==> flow/design.v <==
module fix_mul(
	output reg overflow, 
	output reg [16-1:0] z, 
	input [16-1:0] a, b 
);
reg sign;
reg [16-1:0] abs_a, abs_b;
reg [2*16-1:0] abs_r_result;
always@(*) begin
	sign = a[16-1] ^ b[16-1];
	abs_a = a[16-1] ? ~a + 1 : a;
	abs_b = b[16-1] ? ~b + 1 : b;
	abs_r_result = abs_a[16-1:0] * abs_b[16-1:0];
	z = sign ? ~abs_r_result[16-1+10:10] + 1 : abs_r_result[16-1+10:10];
	if(abs_r_result[2*16-2:16-1+10] > 0) overflow = 1'b1;
	else overflow = 1'b0;
end
endmodule
module fix_div(
	output reg overflow, 
	output reg [16-1:0] z, 
	input [16-1:0] a, b 
);
reg sign;
reg [2*16-1:0] abs_a;
reg [16-1:0] abs_b;
reg [2*16-1:0] abs_r_result;
always@(*) begin
	sign = a[16-1] ^ b[16-1];
	abs_a[16-1:0] = 0;
	abs_a[16-1+10:10] = a[16-1] ? ~a + 1 : a;
	abs_a[2*16-1:16+10] = 0;
	abs_b = b[16-1] ? ~b + 1 : b;
	abs_r_result = abs_a[2*16-1:0] / {{16{1'b0}},abs_b[16-1:0]};
	z = sign ? ~abs_r_result[16-1:0] + 1 : abs_r_result[16-1:0];
	if(abs_r_result[2*16-2:16] > 0 || abs_b == 0) overflow = 1'b1;
	else overflow = 1'b0;
end
endmodule
module fix_add(
	output reg overflow, 
	output reg [16-1:0] z, 
	input [16-1:0] a, b 
);
reg [16:0] ext_a, ext_b, r_result;
always@(*) begin
	ext_a = {a[16-1],a};
	ext_b = {b[16-1],b};
	r_result = ext_a + ext_b;
	z = r_result[16-1:0];
	if(r_result[16] != r_result[16-1]) overflow = 1'b1;
	else overflow = 1'b0;
end
endmodule
module fix_mac(	 
	output overflow, 
	output [16-1:0] z, 
	input [16-1:0] a, b, c 
);
wire u_fix_mul_overflow;
wire [16-1:0] u_fix_mul_z;
fix_mul u_fix_mul(
	.overflow(u_fix_mul_overflow), 
	.z(u_fix_mul_z), 
	.a(a), .b(b) 
);
wire u_fix_add_overflow;
wire [16-1:0] u_fix_add_z;
fix_add u_fix_add(
	.overflow(u_fix_add_overflow), 
	.z(u_fix_add_z), 
	.a(u_fix_mul_z), .b(c) 
);
assign z = u_fix_add_z;
assign overflow = u_fix_mul_overflow | u_fix_add_overflow;
endmodule
module fix_sdc(	 
	output overflow, 
	output [16-1:0] z, 
	input [16-1:0] a, b, c 
);
wire [16-1:0] minus_b = ~b + 1;
wire u_fix_sub_overflow;
wire [16-1:0] u_fix_sub_z;
fix_add u_fix_sub(
	.overflow(u_fix_sub_overflow), 
	.z(u_fix_sub_z), 
	.a(a), .b(minus_b) 
);
wire u_fix_div_overflow;
wire [16-1:0] u_fix_div_z;
fix_div u_fix_div(
	.overflow(u_fix_div_overflow), 
	.z(u_fix_div_z), 
	.a(u_fix_sub_z), .b(c) 
);
assign z = u_fix_div_z;
assign overflow = u_fix_sub_overflow | u_fix_div_overflow;
endmodule
module fixu(
	output reg ack, 
	output reg overflow, 
	output reg [16-1:0] z, 
	input [16-1:0] a, b, c, 
	input fn, 
	input req, 
	input enable, 
	input rstn, clk 
);
reg [16-1:0] u_fix_mac_a, u_fix_mac_b, u_fix_mac_c;
wire [16-1:0] u_fix_mac_z;
wire u_fix_mac_overflow;
fix_mac u_fix_mac(
	.a(u_fix_mac_a), .b(u_fix_mac_b), .c(u_fix_mac_c), 
	.z(u_fix_mac_z), .overflow(u_fix_mac_overflow) 
);
reg [16-1:0] u_fix_sdc_a, u_fix_sdc_b, u_fix_sdc_c;
wire [16-1:0] u_fix_sdc_z;
wire u_fix_sdc_overflow;
fix_sdc u_fix_sdc(
	.a(u_fix_sdc_a), .b(u_fix_sdc_b), .c(u_fix_sdc_c), 
	.z(u_fix_sdc_z), .overflow(u_fix_sdc_overflow)
);
reg [1:0] req_d;
always@(negedge rstn or posedge clk) begin
	if(!rstn) req_d <= 2'b00;
	else if(enable) begin
		req_d[1] <= req_d[0];
		req_d[0] <= req;
	end
end
wire req_x = ^req_d;
reg [4:0] cnt;
always@(negedge rstn or posedge clk) begin
	if(!rstn) begin
		cnt <= 5'd0;
		ack <= 1'b0;
		z <= 0;
		overflow <= 1'b0;
	end
	else if(enable) begin
		if(cnt == 5'd0) begin
			if(req_x) begin
				case(fn)
					1'd0: begin
						cnt <= 5'd2;
						u_fix_mac_a <= a;
						u_fix_mac_b <= b;
						u_fix_mac_c <= c;
					end
					1'd1: begin
						cnt <= 5'd10;
						u_fix_sdc_a <= a;
						u_fix_sdc_b <= b;
						u_fix_sdc_c <= c;
					end
					default: begin
						u_fix_mac_a <= u_fix_mac_a;
						u_fix_mac_b <= u_fix_mac_b;
						u_fix_mac_c <= u_fix_mac_c;
						u_fix_sdc_a <= u_fix_sdc_a;
						u_fix_sdc_b <= u_fix_sdc_b;
						u_fix_sdc_c <= u_fix_sdc_c;
					end
				endcase
			end
		end
		else begin
			cnt <= cnt - 5'd1;
			if(cnt == 5'd1) begin
				ack <= ~ack;
				case(fn)
					1'd0: begin
						z <= u_fix_mac_z;
						overflow <= u_fix_mac_overflow;
					end
					1'd1: begin
						z <= u_fix_sdc_z;
						overflow <= u_fix_sdc_overflow;
					end
					default: begin
						z <= z;
						overflow <= overflow;
					end
				endcase
			end
		end
	end
end
endmodule
module fix_hpf_table(
	input sel_hpf_0p008, sel_hpf_0p002, sel_hpf_0p00025, 
	output [15:0] hpf_b1, hpf_b2, 
	output [15:0] hpf_a1, hpf_a2
);
assign hpf_b1 = sel_hpf_0p008 ? 16'd732		: sel_hpf_0p002 ? 16'd931	: sel_hpf_0p00025 ? 16'd1011	: 16'd1024;
assign hpf_b2 = sel_hpf_0p008 ? -16'd732	: sel_hpf_0p002 ? -16'd931	: sel_hpf_0p00025 ? -16'd1011	: 16'd1024;
assign hpf_a1 = sel_hpf_0p008 ? -16'd1024	: sel_hpf_0p002 ? -16'd1024	: sel_hpf_0p00025 ? -16'd1024	: 16'd1024;
assign hpf_a2 = sel_hpf_0p008 ? 16'd441		: sel_hpf_0p002 ? 16'd838	: sel_hpf_0p00025 ? 16'd998		: 16'd1024;
endmodule
module fix_lpf_table(
	input sel_lpf_0p1875, sel_lpf_0p325, sel_lpf_0p75, 
	output [15:0] lpf_b1, lpf_b2, lpf_b3, lpf_b4, lpf_b5, lpf_b6, 
	output [15:0] lpf_a1, lpf_a2, lpf_a3, lpf_a4, lpf_a5, lpf_a6
);
assign lpf_b1 = sel_lpf_0p1875 ? 16'd30		: sel_lpf_0p325 ? 16'd54	: sel_lpf_0p75 ? 16'd321	: 16'd1024;
assign lpf_b2 = sel_lpf_0p1875 ? -16'd55	: sel_lpf_0p325 ? -16'd3	: sel_lpf_0p75 ? 16'd1362	: 16'd1024;
assign lpf_b3 = sel_lpf_0p1875 ? 16'd33		: sel_lpf_0p325 ? 16'd56	: sel_lpf_0p75 ? 16'd2518	: 16'd1024;
assign lpf_b4 = sel_lpf_0p1875 ? 16'd33		: sel_lpf_0p325 ? 16'd56	: sel_lpf_0p75 ? 16'd2518	: 16'd1024;
assign lpf_b5 = sel_lpf_0p1875 ? -16'd55	: sel_lpf_0p325 ? -16'd3	: sel_lpf_0p75 ? 16'd1362	: 16'd1024;
assign lpf_b6 = sel_lpf_0p1875 ? 16'd30		: sel_lpf_0p325 ? 16'd54	: sel_lpf_0p75 ? 16'd321	: 16'd1024;
assign lpf_a1 = sel_lpf_0p1875 ? 16'd1024	: sel_lpf_0p325 ? 16'd1024	: sel_lpf_0p75 ? 16'd1024	: 16'd1024;
assign lpf_a2 = sel_lpf_0p1875 ? -16'd3507	: sel_lpf_0p325 ? -16'd2266	: sel_lpf_0p75 ? 16'd2270	: 16'd1024;
assign lpf_a3 = sel_lpf_0p1875 ? 16'd5000	: sel_lpf_0p325 ? 16'd2479	: sel_lpf_0p75 ? 16'd2647	: 16'd1024;
assign lpf_a4 = sel_lpf_0p1875 ? -16'd3656	: sel_lpf_0p325 ? -16'd1413	: sel_lpf_0p75 ? 16'd1729	: 16'd1024;
assign lpf_a5 = sel_lpf_0p1875 ? 16'd1366	: sel_lpf_0p325 ? 16'd444	: sel_lpf_0p75 ? 16'd631	: 16'd1024;
assign lpf_a6 = sel_lpf_0p1875 ? -16'd206	: sel_lpf_0p325 ? -16'd53	: sel_lpf_0p75 ? 16'd100	: 16'd1024;
endmodule
module fix_audio_ns(
	output reg ack, 
	output reg overflow, 
	output reg [16-1:0] tx_data, 
	input [16-1:0] rx_data, 
	input [16+16+16+4-1:0] conf, 
	input req, 
	input enable, 
	input rstn, clk 
);
reg [5:0] cst;
localparam
	st_error = (53^(53>>1)),
	st_done = (52^(52>>1)),
	st_vol = (51^(51>>1)), st_load_vol = (50^(50>>1)),
	st_vol_idle = (49^(49>>1)),
	st_kal_update_eec = (48^(48>>1)), st_kal_update_load_eec = (47^(47>>1)),
	st_kal_update_es = (46^(46>>1)), st_kal_update_load_es = (45^(45>>1)),
	st_kal_update_k = (44^(44>>1)),
	st_kal_update_k_load = (43^(43>>1)), st_kal_update_k_1 = (42^(42>>1)),
	st_kal_idle = (40^(40>>1)),
	st_lpf_y0 = (38^(38>>1)), st_lpf_a1 = (37^(37>>1)), 
	st_lpf_a6 = (36^(36>>1)), st_lpf_load_a6 = (35^(35>>1)), 
	st_lpf_a5 = (34^(34>>1)), st_lpf_load_a5 = (33^(33>>1)), 
	st_lpf_a4 = (32^(32>>1)), st_lpf_load_a4 = (31^(31>>1)), 
	st_lpf_a3 = (30^(30>>1)), st_lpf_load_a3 = (29^(29>>1)), 
	st_lpf_a2 = (28^(28>>1)), st_lpf_load_a2 = (27^(27>>1)), 
	st_lpf_b6 = (26^(26>>1)), st_lpf_load_b6 = (25^(25>>1)), 
	st_lpf_b5 = (24^(24>>1)), st_lpf_load_b5 = (23^(23>>1)), 
	st_lpf_b4 = (22^(22>>1)), st_lpf_load_b4 = (21^(21>>1)), 
	st_lpf_b3 = (20^(20>>1)), st_lpf_load_b3 = (19^(19>>1)), 
	st_lpf_b2 = (18^(18>>1)), st_lpf_load_b2 = (17^(17>>1)), 
	st_lpf_b1 = (16^(16>>1)), st_lpf_load_b1 = (15^(15>>1)), 
	st_lpf_shift = (14^(14>>1)),
	st_hpf_y0 = (13^(13>>1)),
	st_hpf_a1 = (12^(12>>1)), st_hpf_load_a1 = (11^(11>>1)), 
	st_hpf_a2 = (10^(10>>1)), st_hpf_load_a2 = (09^(09>>1)), 
	st_hpf_b2 = (08^(08>>1)), st_hpf_load_b2 = (07^(07>>1)), 
	st_hpf_b1 = (06^(06>>1)), st_hpf_load_b1 = (05^(05>>1)), 
	st_hpf_shift = (04^(04>>1)),
	st_in_vol = (03^(03>>1)), st_load_in_vol = (02^(02>>1)),
	st_in_vol_idle = (01^(01>>1)),
	st_idle = (00^(00>>1));
wire [1:0] sel_hpf = conf[1:0];
wire sel_hpf_0p008 = sel_hpf == 2'b11;
wire sel_hpf_0p002 = sel_hpf == 2'b10;
wire sel_hpf_0p00025 = sel_hpf == 2'b01;
wire disable_hpf = sel_hpf == 2'b00;
wire [15:0] hpf_b1, hpf_b2, hpf_a1, hpf_a2;
fix_hpf_table u_fix_hpf_table(
	sel_hpf_0p008, sel_hpf_0p002, sel_hpf_0p00025, 
	hpf_b1, hpf_b2, 
	hpf_a1, hpf_a2
);
wire [1:0] sel_lpf = conf[3:2];
wire sel_lpf_0p75 = sel_lpf == 2'b01;
wire sel_lpf_0p325 = sel_lpf == 2'b10;
wire sel_lpf_0p1875 = sel_lpf == 2'b11;
wire disable_lpf = sel_lpf == 2'b00;
wire [15:0] lpf_b1, lpf_b2, lpf_b3, lpf_b4, lpf_b5, lpf_b6;
wire [15:0] lpf_a1, lpf_a2, lpf_a3, lpf_a4, lpf_a5, lpf_a6;
fix_lpf_table u_fix_lpf_table(
	sel_lpf_0p1875, sel_lpf_0p325, sel_lpf_0p75, 
	lpf_b1, lpf_b2, lpf_b3, lpf_b4, lpf_b5, lpf_b6, 
	lpf_a1, lpf_a2, lpf_a3, lpf_a4, lpf_a5, lpf_a6
);
wire [16-1:0] kal_pnc = conf[16+4-1:4];
wire disable_kal = kal_pnc == {16{1'b0}};
wire [16-1:0] kal_mnc = 16'd1024;
wire [16-1:0] vol = conf[16+16+4-1:16+4];
wire disable_vol = vol == 16'd1024;
wire [16-1:0] in_vol = conf[16+16+16+4-1:16+16+4];
wire disable_in_vol = in_vol == 16'd1024;
wire u_fixu_ack;
wire u_fixu_overflow;
wire [16-1:0] u_fixu_z;
reg [16-1:0] u_fixu_a, u_fixu_b, u_fixu_c;
reg u_fixu_fn;
reg u_fixu_req;
fixu u_fixu(
	.ack(u_fixu_ack), 
	.overflow(u_fixu_overflow), 
	.z(u_fixu_z), 
	.a(u_fixu_a), .b(u_fixu_b), .c(u_fixu_c), 
	.fn(u_fixu_fn), 
	.req(u_fixu_req), 
	.enable(enable), 
	.rstn(rstn), .clk(clk) 
);
reg [1:0] req_d, u_fixu_ack_d;
always@(negedge rstn or posedge clk) begin
	if(!rstn) begin
		req_d <= 2'b00;
		u_fixu_ack_d <= 2'b00;
	end
	else if(enable) begin
		req_d[1] <= req_d[0];
		req_d[0] <= req;
		u_fixu_ack_d[1] <= u_fixu_ack_d[0];
		u_fixu_ack_d[0] <= u_fixu_ack;
	end
end
wire req_x = ^req_d;
wire u_fixu_ack_x = ^u_fixu_ack_d;
reg [16-1:0] data;
reg [16-1:0] hpf_x0, hpf_x1;
reg [16-1:0] hpf_y0, hpf_y1;
reg [16-1:0] lpf_x0, lpf_x1, lpf_x2, lpf_x3, lpf_x4, lpf_x5;
reg [16-1:0] lpf_y0, lpf_y1, lpf_y2, lpf_y3, lpf_y4, lpf_y5;
reg [15:0] kal_k, kal_es, kal_eec;
wire [15:0] kal_es_nst = kal_es;
wire [15:0] kal_eec_nst = kal_eec + kal_pnc;
always@(negedge rstn or posedge clk) begin
	if(!rstn) begin
		cst <= st_idle;
		data <= 0;
		u_fixu_fn <= 1'b0;
		u_fixu_req <= 1'b0;
		u_fixu_a <= 0;
		u_fixu_b <= 0;
		u_fixu_c <= 0;
		hpf_x0 <= 0; hpf_x1 <= 0;
		hpf_y0 <= 0; hpf_y1 <= 0;
		lpf_x0 <= 0; lpf_x1 <= 0; lpf_x2 <= 0; lpf_x3 <= 0; lpf_x4 <= 0; lpf_x5 <= 0;
		lpf_y0 <= 0; lpf_y1 <= 0; lpf_y2 <= 0; lpf_y3 <= 0; lpf_y4 <= 0; lpf_y5 <= 0;
		kal_k <= 0; kal_es <= 0; kal_eec <= 0;
		overflow <= 1'b0;
		ack <= 1'b0;
	end
	else if(enable) begin
		case(cst)
			st_idle: 
				if(req_x) begin
					cst <= st_in_vol_idle;
					data <= rx_data;
					overflow <= 1'b0;
				end
			st_in_vol_idle: begin
				if(disable_in_vol) cst <= st_hpf_shift;
				else cst <= st_load_in_vol;
			end
			st_load_in_vol: begin
				cst <= st_in_vol;
				u_fixu_fn <= 1'b0;
				u_fixu_req <= ~u_fixu_req;
				u_fixu_a <= data;
				u_fixu_b <= in_vol;
				u_fixu_c <= 0;
			end
			st_in_vol:
				if(u_fixu_ack_x) begin
					if(u_fixu_overflow) cst <= st_error;
					else begin
						cst <= st_hpf_shift;
						data <= u_fixu_z;
					end
				end
			st_hpf_shift: begin
				if(disable_hpf) cst <= st_lpf_shift;
				else cst <= st_hpf_load_b1;
				hpf_x0 <= data; hpf_x1 <= hpf_x0;
				hpf_y1 <= hpf_y0;
			end
			st_hpf_load_b1: begin
				cst <= st_hpf_b1;
				u_fixu_fn <= 1'b0;
				u_fixu_req <= ~u_fixu_req;
				u_fixu_a <= hpf_b1;
				u_fixu_b <= hpf_x0;
				u_fixu_c <= 0;
			end
			st_hpf_b1: 
				if(u_fixu_ack_x) begin
					if(u_fixu_overflow) cst <= st_error;
					else cst <= st_hpf_load_b2;
				end
			st_hpf_load_b2: begin
				cst <= st_hpf_b2;
				u_fixu_fn <= 1'b0;
				u_fixu_req <= ~u_fixu_req;
				u_fixu_a <= hpf_b2;
				u_fixu_b <= hpf_x1;
				u_fixu_c <= u_fixu_z;
			end
			st_hpf_b2: 
				if(u_fixu_ack_x) begin
					if(u_fixu_overflow) cst <= st_error;
					else begin
						cst <= st_hpf_load_a2;
						data <= u_fixu_z;
					end
				end
			st_hpf_load_a2: begin
				cst <= st_hpf_a2;
				u_fixu_fn <= 1'b0;
				u_fixu_req <= ~u_fixu_req;
				u_fixu_a <= hpf_a2;
				u_fixu_b <= hpf_y1;
				u_fixu_c <= 0;
			end
			st_hpf_a2: 
				if(u_fixu_ack_x) begin
					if(u_fixu_overflow) cst <= st_error;
					else cst <= st_hpf_load_a1;
				end
			st_hpf_load_a1: begin
				cst <= st_hpf_y0;
				u_fixu_fn <= 1'b1;
				u_fixu_req <= ~u_fixu_req;
				u_fixu_a <= data;
				u_fixu_b <= u_fixu_z;
				u_fixu_c <= hpf_a1;
			end
			st_hpf_y0: 
				if(u_fixu_ack_x) begin
					if(u_fixu_overflow) cst <= st_error;
					else begin
						cst <= st_lpf_shift;
						hpf_y0 <= u_fixu_z;
						data <= u_fixu_z;
					end
				end
			st_lpf_shift: begin
				if(disable_lpf) cst <= st_kal_idle;
				else cst <= st_lpf_load_b1;
				lpf_x0 <= data;
				lpf_x1 <= lpf_x0; lpf_x2 <= lpf_x1; lpf_x3 <= lpf_x2; lpf_x4 <= lpf_x3; lpf_x5 <= lpf_x4;
				lpf_y1 <= lpf_y0; lpf_y2 <= lpf_y1; lpf_y3 <= lpf_y2; lpf_y4 <= lpf_y3; lpf_y5 <= lpf_y4;
			end
			st_lpf_load_b1: begin
				cst <= st_lpf_b1;
				u_fixu_fn <= 1'b0;
				u_fixu_req <= ~u_fixu_req;
				u_fixu_a <= lpf_b1;
				u_fixu_b <= lpf_x0;
				u_fixu_c <= 0;
			end
			st_lpf_b1: 
				if(u_fixu_ack_x) begin
					if(u_fixu_overflow) cst <= st_error;
					else cst <= st_lpf_load_b2;
				end
			st_lpf_load_b2: begin
				cst <= st_lpf_b2;
				u_fixu_fn <= 1'b0;
				u_fixu_req <= ~u_fixu_req;
				u_fixu_a <= lpf_b2;
				u_fixu_b <= lpf_x1;
				u_fixu_c <= u_fixu_z;
			end
			st_lpf_b2: 
				if(u_fixu_ack_x) begin
					if(u_fixu_overflow) cst <= st_error;
					else cst <= st_lpf_load_b3;
				end
			st_lpf_load_b3: begin
				cst <= st_lpf_b3;
				u_fixu_fn <= 1'b0;
				u_fixu_req <= ~u_fixu_req;
				u_fixu_a <= lpf_b3;
				u_fixu_b <= lpf_x2;
				u_fixu_c <= u_fixu_z;
			end
			st_lpf_b3: 
				if(u_fixu_ack_x) begin
					if(u_fixu_overflow) cst <= st_error;
					else cst <= st_lpf_load_b4;
				end
			st_lpf_load_b4: begin
				cst <= st_lpf_b4;
				u_fixu_fn <= 1'b0;
				u_fixu_req <= ~u_fixu_req;
				u_fixu_a <= lpf_b4;
				u_fixu_b <= lpf_x3;
				u_fixu_c <= u_fixu_z;
			end
			st_lpf_b4: 
				if(u_fixu_ack_x) begin
					if(u_fixu_overflow) cst <= st_error;
					else cst <= st_lpf_load_b5;
				end
			st_lpf_load_b5: begin
				cst <= st_lpf_b5;
				u_fixu_fn <= 1'b0;
				u_fixu_req <= ~u_fixu_req;
				u_fixu_a <= lpf_b5;
				u_fixu_b <= lpf_x4;
				u_fixu_c <= u_fixu_z;
			end
			st_lpf_b5: 
				if(u_fixu_ack_x) begin
					if(u_fixu_overflow) cst <= st_error;
					else cst <= st_lpf_load_b6;
				end
			st_lpf_load_b6: begin
				cst <= st_lpf_b6;
				u_fixu_fn <= 1'b0;
				u_fixu_req <= ~u_fixu_req;
				u_fixu_a <= lpf_b6;
				u_fixu_b <= lpf_x5;
				u_fixu_c <= u_fixu_z;
			end
			st_lpf_b6: 
				if(u_fixu_ack_x) begin
					if(u_fixu_overflow) cst <= st_error;
					else begin
						cst <= st_lpf_load_a2;
						data <= u_fixu_z;
					end
				end
			st_lpf_load_a2: begin
				cst <= st_lpf_a2;
				u_fixu_fn <= 1'b0;
				u_fixu_req <= ~u_fixu_req;
				u_fixu_a <= lpf_a2;
				u_fixu_b <= lpf_y1;
				u_fixu_c <= 0;
			end
			st_lpf_a2: 
				if(u_fixu_ack_x) begin
					if(u_fixu_overflow) cst <= st_error;
					else cst <= st_lpf_load_a3;
				end
			st_lpf_load_a3: begin
				cst <= st_lpf_a3;
				u_fixu_fn <= 1'b0;
				u_fixu_req <= ~u_fixu_req;
				u_fixu_a <= lpf_a3;
				u_fixu_b <= lpf_y2;
				u_fixu_c <= u_fixu_z;
			end
			st_lpf_a3: 
				if(u_fixu_ack_x) begin
					if(u_fixu_overflow) cst <= st_error;
					else cst <= st_lpf_load_a4;
				end
			st_lpf_load_a4: begin
				cst <= st_lpf_a4;
				u_fixu_fn <= 1'b0;
				u_fixu_req <= ~u_fixu_req;
				u_fixu_a <= lpf_a4;
				u_fixu_b <= lpf_y3;
				u_fixu_c <= u_fixu_z;
			end
			st_lpf_a4: 
				if(u_fixu_ack_x) begin
					if(u_fixu_overflow) cst <= st_error;
					else cst <= st_lpf_load_a5;
				end
			st_lpf_load_a5: begin
				cst <= st_lpf_a5;
				u_fixu_fn <= 1'b0;
				u_fixu_req <= ~u_fixu_req;
				u_fixu_a <= lpf_a5;
				u_fixu_b <= lpf_y4;
				u_fixu_c <= u_fixu_z;
			end
			st_lpf_a5: 
				if(u_fixu_ack_x) begin
					if(u_fixu_overflow) cst <= st_error;
					else cst <= st_lpf_load_a6;
				end
			st_lpf_load_a6: begin
				cst <= st_lpf_a6;
				u_fixu_fn <= 1'b0;
				u_fixu_req <= ~u_fixu_req;
				u_fixu_a <= lpf_a6;
				u_fixu_b <= lpf_y5;
				u_fixu_c <= u_fixu_z;
			end
			st_lpf_a6: 
				if(u_fixu_ack_x) begin
					if(u_fixu_overflow) cst <= st_error;
					else cst <= st_lpf_a1;
				end
			st_lpf_a1: begin
				cst <= st_lpf_y0;
				u_fixu_fn <= 1'b1;
				u_fixu_req <= ~u_fixu_req;
				u_fixu_a <= data;
				u_fixu_b <= u_fixu_z;
				u_fixu_c <= lpf_a1;
			end
			st_lpf_y0: 
				if(u_fixu_ack_x) begin
					if(u_fixu_overflow) cst <= st_error;
					else begin
						cst <= st_kal_idle;
						lpf_y0 <= u_fixu_z;
						data <= u_fixu_z;
					end
				end
			st_kal_idle: begin
				if(disable_kal) cst <= st_vol_idle;
				else cst <= st_kal_update_k_1;
			end
			st_kal_update_k_1: begin
				cst <= st_kal_update_k_load;
				kal_k <= kal_eec_nst + kal_mnc;
			end
			st_kal_update_k_load: begin
				cst <= st_kal_update_k;
				u_fixu_fn <= 1'b1;
				u_fixu_req <= ~u_fixu_req;
				u_fixu_a <= kal_eec_nst;
				u_fixu_b <= 0;
				u_fixu_c <= kal_k;
			end
			st_kal_update_k: 
				if(u_fixu_ack_x) begin
					if(u_fixu_overflow) cst <= st_error;
					else begin
						cst <= st_kal_update_load_es;
						kal_k <= u_fixu_z;
					end
				end
			st_kal_update_load_es: begin
				cst <= st_kal_update_es;
				u_fixu_fn <= 1'b0;
				u_fixu_req <= ~u_fixu_req;
				u_fixu_a <= kal_k;
				u_fixu_b <= data + (~kal_es_nst + 1);
				u_fixu_c <= kal_es_nst;
			end
			st_kal_update_es: 
				if(u_fixu_ack_x) begin
					if(u_fixu_overflow) cst <= st_error;
					else begin
						cst <= st_kal_update_load_eec;
						kal_es <= u_fixu_z;
					end
				end
			st_kal_update_load_eec: begin
				cst <= st_kal_update_eec;
				u_fixu_fn <= 1'b0;
				u_fixu_req <= ~u_fixu_req;
				u_fixu_a <= ~kal_k + 1;
				u_fixu_b <= kal_eec_nst;
				u_fixu_c <= kal_eec_nst;
			end
			st_kal_update_eec: 
				if(u_fixu_ack_x) begin
					if(u_fixu_overflow) cst <= st_error;
					else begin
						cst <= st_vol_idle;
						kal_eec <= u_fixu_z;
						data <= kal_es;
					end
				end
			st_vol_idle: begin
				if(disable_vol) cst <= st_done;
				else cst <= st_load_vol;
			end
			st_load_vol: begin
				cst <= st_vol;
				u_fixu_fn <= 1'b0;
				u_fixu_req <= ~u_fixu_req;
				u_fixu_a <= data;
				u_fixu_b <= vol;
				u_fixu_c <= 0;
			end
			st_vol:
				if(u_fixu_ack_x) begin
					if(u_fixu_overflow) cst <= st_error;
					else begin
						cst <= st_done;
						data <= u_fixu_z;
					end
				end
			st_error: begin
				cst <= st_done;
				overflow <= 1'b1;
			end
			st_done: begin
				cst <= st_idle;
				tx_data <= data;
				ack <= ~ack;
			end
			default: cst <= st_idle;
		endcase
	end
end
endmodule
--- tool output ---
-- Reports on fix_audio_ns
Module fix_audio_ns before and after one edit of its RTL, step after step.
Lines under "unedited" count in the file above, lines under "edited" in the edited file.
"change": "edited" minus "unedited" as printed here. "rel. change": 100 x difference / "unedited".
Operators carry their Yosys type and port widths (W data, S select, Z words).
Cell names lack the library's common part.
A cell with -- has no value.
- top: fix_audio_ns
- clock port: clk
- standard-cell library: sky130hd
- corner: tt_025C_1v80

-- Diff
The edit as a unified diff against the file above.
A script made this edit; it was not meant as an optimisation.
begin of diff
@@ -25,5 +25,5 @@
 reg [2*16-1:0] abs_a;
 reg [16-1:0] abs_b;
-reg [2*16-1:0] abs_r_result;
+reg [2*16:0] abs_r_result;
 always@(*) begin
 	sign = a[16-1] ^ b[16-1];
end of diff

-- After elaboration
Source: Yosys, flattened and elaborated, memories not mapped. Widths are those after wreduce. Registers that Yosys merges into a memory's read port (data or address) are not register bits. Print and check cells do not count. Equal cells are merged and count once.
- cells by class (what ; unedited ; edited ; change ; rel. change (%)):
    add/subtract/negate cells ; 15 ; 15 ; 0 ; 0.00
    $mul ; 1 ; 1 ; 0 ; 0.00
    div/mod/pow operators ; 1 ; 1 ; 0 ; 0.00
    magnitude comparators ; 2 ; 2 ; 0 ; 0.00
    eq/ne operators ; 88 ; 88 ; 0 ; 0.00
    shifts and indexed selects ; 0 ; 0 ; 0 ; --
    muxes and demuxes ; 113 ; 113 ; 0 ; 0.00
    bitwise logic cells ; 19 ; 19 ; 0 ; 0.00
    reduce/logical cells ; 49 ; 49 ; 0 ; 0.00
- operators with widths (operator ; unedited ; edited ; change ; rel. change (%)):
    $div A26 B16 Y32 ; 1 ; 0 ; -1 ; -100.00
    $div A26 B16 Y33 ; 0 ; 1 ; +1 ; --
    $mux W16 ; 36 ; 36 ; 0 ; 0.00
    $mux W6 ; 36 ; 36 ; 0 ; 0.00
    $ne A2 B2 Y1 const B ; 25 ; 25 ; 0 ; 0.00
    $eq A6 B6 Y1 const B ; 20 ; 20 ; 0 ; 0.00
    $eq A6 B5 Y1 const B ; 16 ; 16 ; 0 ; 0.00
    $add A16 B1 Y16 const B ; 9 ; 9 ; 0 ; 0.00
    $mux W5 ; 9 ; 9 ; 0 ; 0.00
    $not A16 Y16 ; 9 ; 9 ; 0 ; 0.00
    $reduce_and A2 Y1 ; 9 ; 9 ; 0 ; 0.00
    $eq A6 B4 Y1 const B ; 7 ; 7 ; 0 ; 0.00
    $mux W1 ; 6 ; 6 ; 0 ; 0.00
    $mux W11 ; 6 ; 6 ; 0 ; 0.00
    $not A1 Y1 ; 6 ; 6 ; 0 ; 0.00
    $reduce_and A4 Y1 ; 5 ; 5 ; 0 ; 0.00
    $eq A2 B2 Y1 const B ; 4 ; 4 ; 0 ; 0.00
    $eq A6 B3 Y1 const B ; 4 ; 4 ; 0 ; 0.00
    $reduce_or A2 Y1 ; 4 ; 4 ; 0 ; 0.00
    $mux W12 ; 3 ; 3 ; 0 ; 0.00
    $mux W3 ; 3 ; 3 ; 0 ; 0.00
    $pmux W1 S2 ; 3 ; 3 ; 0 ; 0.00
    $reduce_and A3 Y1 ; 3 ; 3 ; 0 ; 0.00
    $reduce_bool A2 Y1 ; 3 ; 3 ; 0 ; 0.00
    $reduce_xor A2 Y1 ; 3 ; 3 ; 0 ; 0.00
    $add A16 B16 Y16 ; 2 ; 2 ; 0 ; 0.00
    $add A16 B16 Y17 ; 2 ; 2 ; 0 ; 0.00
    $eq A16 B11 Y1 const B ; 2 ; 2 ; 0 ; 0.00
The list need not be complete.
- word-level totals (what ; unedited ; edited ; change ; rel. change (%)):
    register bits ; 519 ; 519 ; 0 ; 0.00
    bits in latches ; 0 ; 0 ; 0 ; --
    memory bits (writable) ; 0 ; 0 ; 0 ; --
    bits in read-only memories ; 0 ; 0 ; 0 ; --
    clocked read ports x word width ; 0 ; 0 ; 0 ; --
    memories kept ; 0 ; 0 ; 0 ; --
    input bits ; 72 ; 72 ; 0 ; 0.00
    elaborated cells ; 333 ; 333 ; 0 ; 0.00

-- Depth
Longest topological path by Yosys (ltp), each cell counted once; first at word level (registers and memories cut), then after technology mapping (sequential cells cut; the memories' decode and read muxes count).
- depth (what ; unedited ; edited ; change ; rel. change (%)):
    word-level depth ; 12 ; 12 ; 0 ; 0.00
    ABC_AREA ; 0 ; 0 ; -- ; --
    depth in mapped cells ; 489 ; 547 ; +58 ; +11.86

-- Netlist
Source: synth_stat.txt of the flow (Yosys; design flattened, memories mapped). It holds for the ABC_AREA given above (unset counts as 0); a run with the other value may have another netlist.
- cell types (type ; unedited ; edited ; change ; rel. change (%)):
    nand2_1 ; 743 ; 1291 ; +548 ; +73.76
    mux2_2 ; 356 ; 179 ; -177 ; -49.72
    a31oi_1 ; 39 ; 88 ; +49 ; +125.64
    nand2b_1 ; 110 ; 134 ; +24 ; +21.82
    mux2i_1 ; 36 ; 56 ; +20 ; +55.56
    xnor2_1 ; 293 ; 274 ; -19 ; -6.48
    nor2b_1 ; 56 ; 75 ; +19 ; +33.93
    ha_1 ; 563 ; 581 ; +18 ; +3.20
    o21a_1 ; 123 ; 141 ; +18 ; +14.63
    and2_1 ; 90 ; 106 ; +16 ; +17.78
    or3_1 ; 66 ; 50 ; -16 ; -24.24
    or2_2 ; 39 ; 55 ; +16 ; +41.03
    buf_1 ; 30 ; 45 ; +15 ; +50.00
    and3_1 ; 36 ; 50 ; +14 ; +38.89
    inv_1 ; 387 ; 400 ; +13 ; +3.36
    nand4_1 ; 82 ; 94 ; +12 ; +14.63
    o211ai_1 ; 58 ; 46 ; -12 ; -20.69
    o21ai_0 ; 413 ; 402 ; -11 ; -2.66
The list need not be complete.
- mapped netlist (what ; unedited ; edited ; change ; rel. change (%)):
    cells in the netlist ; 7236 ; 7872 ; +636 ; +8.79
    mapped area (µm²) ; 60800.8 ; 62816.5 ; +2015.7 ; +3.32
    flip-flop cells ; 519 ; 519 ; 0 ; 0.00
    buffer cells ; 286 ; 320 ; +34 ; +11.89
The figures by module come from a second, unflattened synthesis with its own total; it is not the netlist above.
- second synthesis, totals (what ; unedited ; edited ; change ; rel. change (%)):
    cells (unflattened synthesis) ; 8246 ; 8446 ; +200 ; +2.43
    area total of the unflattened synthesis (µm²) ; 66134.7 ; 67400.9 ; +1266.2 ; +1.91
Each row is one instance without its submodules.
- modules, unedited (module ; instances ; cells ; area (µm²) ; seq. area (µm²)):
    fix_div ; 1 ; 3762 ; 25976.2 ; 0.0
    fix_audio_ns ; 1 ; 2620 ; 22685.5 ; 10039.6
    fix_mul ; 1 ; 1196 ; 9658.0 ; 0.0
    fixu ; 1 ; 190 ; 4149.0 ; 3508.4
    fix_add ; 2 ; 87 ; 719.4 ; 0.0
    fix_lpf_table ; 1 ; 196 ; 1433.9 ; 0.0
    fix_hpf_table ; 1 ; 68 ; 486.7 ; 0.0
    fix_sdc ; 1 ; 39 ; 300.3 ; 0.0
    fix_mac ; 1 ; 1 ; 6.3 ; 0.0
- modules, edited (module ; instances ; cells ; area (µm²) ; seq. area (µm²)):
    fix_div ; 1 ; 4026 ; 27636.5 ; 0.0
    fix_audio_ns ; 1 ; 2620 ; 22685.5 ; 10039.6
    fix_mul ; 1 ; 1132 ; 9263.9 ; 0.0
    fixu ; 1 ; 190 ; 4149.0 ; 3508.4
    fix_add ; 2 ; 87 ; 719.4 ; 0.0
    fix_lpf_table ; 1 ; 196 ; 1433.9 ; 0.0
    fix_hpf_table ; 1 ; 68 ; 486.7 ; 0.0
    fix_sdc ; 1 ; 39 ; 300.3 ; 0.0
    fix_mac ; 1 ; 1 ; 6.3 ; 0.0

-- Timing after synthesis
Source: OpenSTA report_checks on the synthesized netlist (no wires, ideal clock, input and output delay 20% of the period each), path of least setup slack; recovery checks are left aside. Register names are those of the netlist, which keeps one name where synthesis merged equal registers.
- timing path after synthesis (what ; unedited ; edited ; change ; rel. change (%)):
    path type ; register to register ; register to register ; -- ; --
    start ; register u_fixu.u_fix_sdc_c[0] ; register u_fixu.u_fix_sdc_c[0] ; -- ; --
    end ; register u_fixu.z[14] ; register u_fixu.z[14] ; -- ; --
    clock period (ns) ; 90.0 ; 90.0 ; 0.0 ; 0.00
    launch time at the first pin (ns) ; 0.000 ; 0.000 ; 0.000 ; --
    arrival (ns) ; 92.622 ; 98.254 ; +5.632 ; +6.08
    required time (ns) ; 89.865 ; 89.866 ; +0.001 ; 0.00
    slack (ns) ; -2.757 ; -8.388 ; -5.631 ; --
    path delay (ns) ; 92.757 ; 98.388 ; +5.631 ; +6.07
    stages ; 468 ; 527 ; +59 ; +12.61
    buffers on the path ; 49 ; 65 ; +16 ; +32.65
    synthesis period reached (ns) ; 92.757 ; 98.388 ; +5.631 ; +6.07
"path delay" is the arrival time less input delay plus setup time.
"stages": output pins that drive a net of the path, with the launching flip-flop's if there is one; two outputs of one cell count as two.
"synthesis period reached" = period - worst setup slack (recovery checks aside). The figure is calculated, with input and output delays left at 20% of the set period.
The rows between start and end are the longest chain of elaborated cells between them; the timing report does not say that the signal goes this way. Where chains are equally long, one stands for them.
Each line given opens the expression or statement behind the cell; cells for indexed reads and writes are added by Yosys, which also makes memories of some case tables.
A register here has more assigning lines than the two given.
Between the ends, after synthesis, unedited:
- cells stage by stage: edfxtp_1 clkbuf_1 clkbuf_1 inv_1 clkbuf_1 ha_1 nor3b_2 a41oi_1 xnor2_1 nand4_2 or3_1 buf_2 or3_1 nor2_1 ha_1 o31ai_1 o21ai_0 nand2b_1 [... 432 more ...] nor2_1 a21oi_1 ha_1 a21o_1 a21o_1 a21oi_1 o211ai_1 or3b_2 or4_1 nand4b_1 nor4_1 ha_1 nand3_1 nor2_1 a41oi_1 xor2_1 a21oi_1 o21ai_0
- length of the longest elaborated chain: 8
- RTL lines, path after synthesis, unedited (what ; RTL line ; source):
    start, declared ; 117 ; reg [16-1:0] u_fix_sdc_a, u_fix_sdc_b, u_fix_sdc_c;
    start, assigned ; 155 ; u_fix_sdc_c <= c;
    start, assigned ; 163 ; u_fix_sdc_c <= u_fix_sdc_c;
    $not A16 Y16 ; 33 ; abs_b = b[16-1] ? ~b + 1 : b;
    $add A16 B1 Y16 ; 33 ;
    $mux W16 ; 33 ;
    $div A26 B16 Y32 ; 34 ; abs_r_result = abs_a[2*16-1:0] / {{16{1'b0}},abs_b[16-1:0]};
    $not A16 Y16 ; 35 ; z = sign ? ~abs_r_result[16-1:0] + 1 : abs_r_result[16-1:0];
    $add A16 B1 Y16 ; 35 ;
    $mux W16 ; 35 ;
    $pmux W16 S2 ; 172 ; case(fn)
    end, assigned ; 174 ; z <= u_fix_mac_z;
    end, assigned ; 178 ; z <= u_fix_sdc_z;
    end, declared ; 103 ; output reg [16-1:0] z,
Between the ends, after synthesis, edited:
- cells stage by stage: edfxtp_1 clkbuf_1 inv_1 clkbuf_1 clkbuf_1 ha_1 clkbuf_1 nor2b_1 xnor2_1 nand2_1 nor4_4 nand4_1 a211oi_1 nand3_1 inv_1 ha_1 or4b_2 nand2_1 [... 491 more ...] nor2b_1 o21ai_0 nand2b_1 a21oi_1 nor2b_1 o41ai_2 o2111ai_1 a2111oi_4 and2_1 ha_1 and3_1 nor3b_1 a21oi_1 a21oi_1 nand2_1 xnor2_1 a21oi_1 o21ai_0
- length of the longest elaborated chain: 8
- RTL lines, path after synthesis, edited (what ; RTL line ; source):
    start, declared ; 117 ; reg [16-1:0] u_fix_sdc_a, u_fix_sdc_b, u_fix_sdc_c;
    start, assigned ; 155 ; u_fix_sdc_c <= c;
    start, assigned ; 163 ; u_fix_sdc_c <= u_fix_sdc_c;
    $not A16 Y16 ; 33 ; abs_b = b[16-1] ? ~b + 1 : b;
    $add A16 B1 Y16 ; 33 ;
    $mux W16 ; 33 ;
    $div A26 B16 Y33 ; 34 ; abs_r_result = abs_a[2*16-1:0] / {{16{1'b0}},abs_b[16-1:0]};
    $not A16 Y16 ; 35 ; z = sign ? ~abs_r_result[16-1:0] + 1 : abs_r_result[16-1:0];
    $add A16 B1 Y16 ; 35 ;
    $mux W16 ; 35 ;
    $pmux W16 S2 ; 172 ; case(fn)
    end, assigned ; 174 ; z <= u_fix_mac_z;
    end, assigned ; 178 ; z <= u_fix_sdc_z;
    end, declared ; 103 ; output reg [16-1:0] z,

-- Path in the finished layout
From the final timing report of the runs of pair 1: the path of least setup slack in the routed layout; clock arrival at registers is part of the times.
- timing path after layout (what ; unedited ; edited ; change ; rel. change (%)):
    path type ; register to register ; register to register ; -- ; --
    start ; register u_fixu.u_fix_sdc_c[0] ; register u_fixu.u_fix_sdc_b[3] ; -- ; --
    end ; register u_fixu.z[8] ; register u_fixu.z[14] ; -- ; --
    clock period (ns) ; 90.0 ; 90.0 ; 0.0 ; 0.00
    launch time at the first pin (ns) ; 0.61 ; 0.63 ; +0.02 ; +3.28
    arrival (ns) ; 84.93 ; 86.14 ; +1.21 ; +1.42
    required time (ns) ; 90.53 ; 90.50 ; -0.03 ; -0.03
    slack (ns) ; 5.61 ; 4.36 ; -1.25 ; --
    stages ; 437 ; 492 ; +55 ; +12.59
    buffers on the path ; 18 ; 17 ; -1 ; -5.56
The rows between start and end are the longest chain of elaborated cells between them; the timing report does not say that the signal goes this way. Where chains are equally long, one stands for them.
A register here has more assigning lines than the two given.
Between the ends, after layout, unedited:
- cells stage by stage: edfxtp_1 inv_2 ha_1 or3b_1 nor4_1 a221o_1 o21ai_1 or3_1 or3_1 nor2_1 ha_1 o31ai_1 o21ai_0 nand2b_1 nor2_1 ha_1 o211a_1 a211oi_2 [... 401 more ...] clkinvlp_4 or3_1 o21ai_0 ha_1 a21o_1 a21oi_1 o21ai_0 o21ai_1 or3b_2 or4_1 nand4b_1 nor4_4 ha_2 nand3_2 o31a_1 xnor2_1 a21oi_1 o21ai_0
- length of the longest elaborated chain: 8
- RTL lines, path after layout, unedited (what ; RTL line ; source):
    start, declared ; 117 ; reg [16-1:0] u_fix_sdc_a, u_fix_sdc_b, u_fix_sdc_c;
    start, assigned ; 155 ; u_fix_sdc_c <= c;
    start, assigned ; 163 ; u_fix_sdc_c <= u_fix_sdc_c;
    $not A16 Y16 ; 33 ; abs_b = b[16-1] ? ~b + 1 : b;
    $add A16 B1 Y16 ; 33 ;
    $mux W16 ; 33 ;
    $div A26 B16 Y32 ; 34 ; abs_r_result = abs_a[2*16-1:0] / {{16{1'b0}},abs_b[16-1:0]};
    $not A16 Y16 ; 35 ; z = sign ? ~abs_r_result[16-1:0] + 1 : abs_r_result[16-1:0];
    $add A16 B1 Y16 ; 35 ;
    $mux W16 ; 35 ;
    $pmux W16 S2 ; 172 ; case(fn)
    end, assigned ; 174 ; z <= u_fix_mac_z;
    end, assigned ; 178 ; z <= u_fix_sdc_z;
    end, declared ; 103 ; output reg [16-1:0] z,
Between the ends, after layout, edited:
- cells stage by stage: edfxtp_1 or4_4 nor4_4 nand2b_1 nor3_2 nand2b_1 or3_1 xor2_1 ha_1 o21ai_0 a21oi_1 a221o_1 or3_4 and3_1 a221oi_2 nand4_1 a211oi_2 nand3_1 [... 456 more ...] nor2b_1 o21ai_1 nand2b_1 a21oi_2 nor2b_1 o41ai_2 o2111ai_2 a2111oi_4 and2_1 ha_2 and3_4 nor3b_4 a21oi_2 a21oi_2 nand2_2 xnor2_2 a21oi_1 o21ai_1
- length of the longest elaborated chain: 11
- RTL lines, path after layout, edited (what ; RTL line ; source):
    start, declared ; 117 ; reg [16-1:0] u_fix_sdc_a, u_fix_sdc_b, u_fix_sdc_c;
    start, assigned ; 154 ; u_fix_sdc_b <= b;
    start, assigned ; 162 ; u_fix_sdc_b <= u_fix_sdc_b;
    $not A16 Y16 ; 82 ; wire [16-1:0] minus_b = ~b + 1;
    $add A16 B1 Y16 ; 82 ;
    $add A16 B16 Y17 ; 49 ; r_result = ext_a + ext_b;
    $not A16 Y16 ; 31 ; abs_a[16-1+10:10] = a[16-1] ? ~a + 1 : a;
    $add A16 B1 Y16 ; 31 ;
    $mux W16 ; 31 ;
    $div A26 B16 Y33 ; 34 ; abs_r_result = abs_a[2*16-1:0] / {{16{1'b0}},abs_b[16-1:0]};
    $not A16 Y16 ; 35 ; z = sign ? ~abs_r_result[16-1:0] + 1 : abs_r_result[16-1:0];
    $add A16 B1 Y16 ; 35 ;
    $mux W16 ; 35 ;
    $pmux W16 S2 ; 172 ; case(fn)
    end, assigned ; 174 ; z <= u_fix_mac_z;
    end, assigned ; 178 ; z <= u_fix_sdc_z;
    end, declared ; 103 ; output reg [16-1:0] z,

-- Layout results
Both versions went through the flow (Yosys, OpenROAD) with the same settings in each pair. Constraints: input delay and output delay 20% of the set period each, output load 0.01 pF.
Settings, pair 1:
- noted CORE_UTILIZATION: 40
- period_ns: 90.0
- CAP_MARGIN: 20
- CORE_MARGIN at 2
- SLEW_MARGIN: 20
- final reports, pair 1 (what ; unedited ; edited ; change ; rel. change (%)):
    synthesized cell area (µm²) ; 60800.8 ; 62816.5 ; +2015.7 ; +3.32
    area inside the die boundary (µm²) ; 155138.0 ; 160228.0 ; +5090.0 ; +3.28
    standard-cell area after layout (µm²) ; 68675.9 ; 73272.8 ; +4596.9 ; +6.69
    final utilization (%) ; 45.4 ; 47.0 ; +1.6 ; --
    worst setup slack after layout (ns) ; 5.606 ; 4.365 ; -1.241 ; --
    sum of negative setup slack (ns) ; 0.000 ; 0.000 ; 0.000 ; --
    achieved clock period (ns) ; 84.394 ; 85.635 ; +1.241 ; +1.47
Settings, pair 2:
- noted CORE_UTILIZATION: 43
- CTS_CLUSTER_DIAMETER at 331
- SETUP_SLACK_MARGIN: 5.0
- SLEW_MARGIN: 35
- noted TNS_END_PERCENT: 75
- period_ns: 140.0
- CAP_MARGIN: 20
- CORE_MARGIN at 2
- final reports, pair 2 (what ; unedited ; edited ; change ; rel. change (%)):
    synthesized cell area (µm²) ; 60800.8 ; 62816.5 ; +2015.7 ; +3.32
    area inside the die boundary (µm²) ; 144423.0 ; 149158.0 ; +4735.0 ; +3.28
    standard-cell area after layout (µm²) ; 66327.4 ; 68323.0 ; +1995.6 ; +3.01
    final utilization (%) ; 47.4 ; 47.0 ; -0.4 ; --
    worst setup slack after layout (ns) ; 38.859 ; 33.056 ; -5.803 ; --
    sum of negative setup slack (ns) ; 0.000 ; 0.000 ; 0.000 ; --
    achieved clock period (ns) ; 101.141 ; 106.944 ; +5.803 ; +5.74
"achieved clock period" = clock period - worst setup slack. The figure is calculated, with input and output delays left at 20% of the set period.
--- end ---
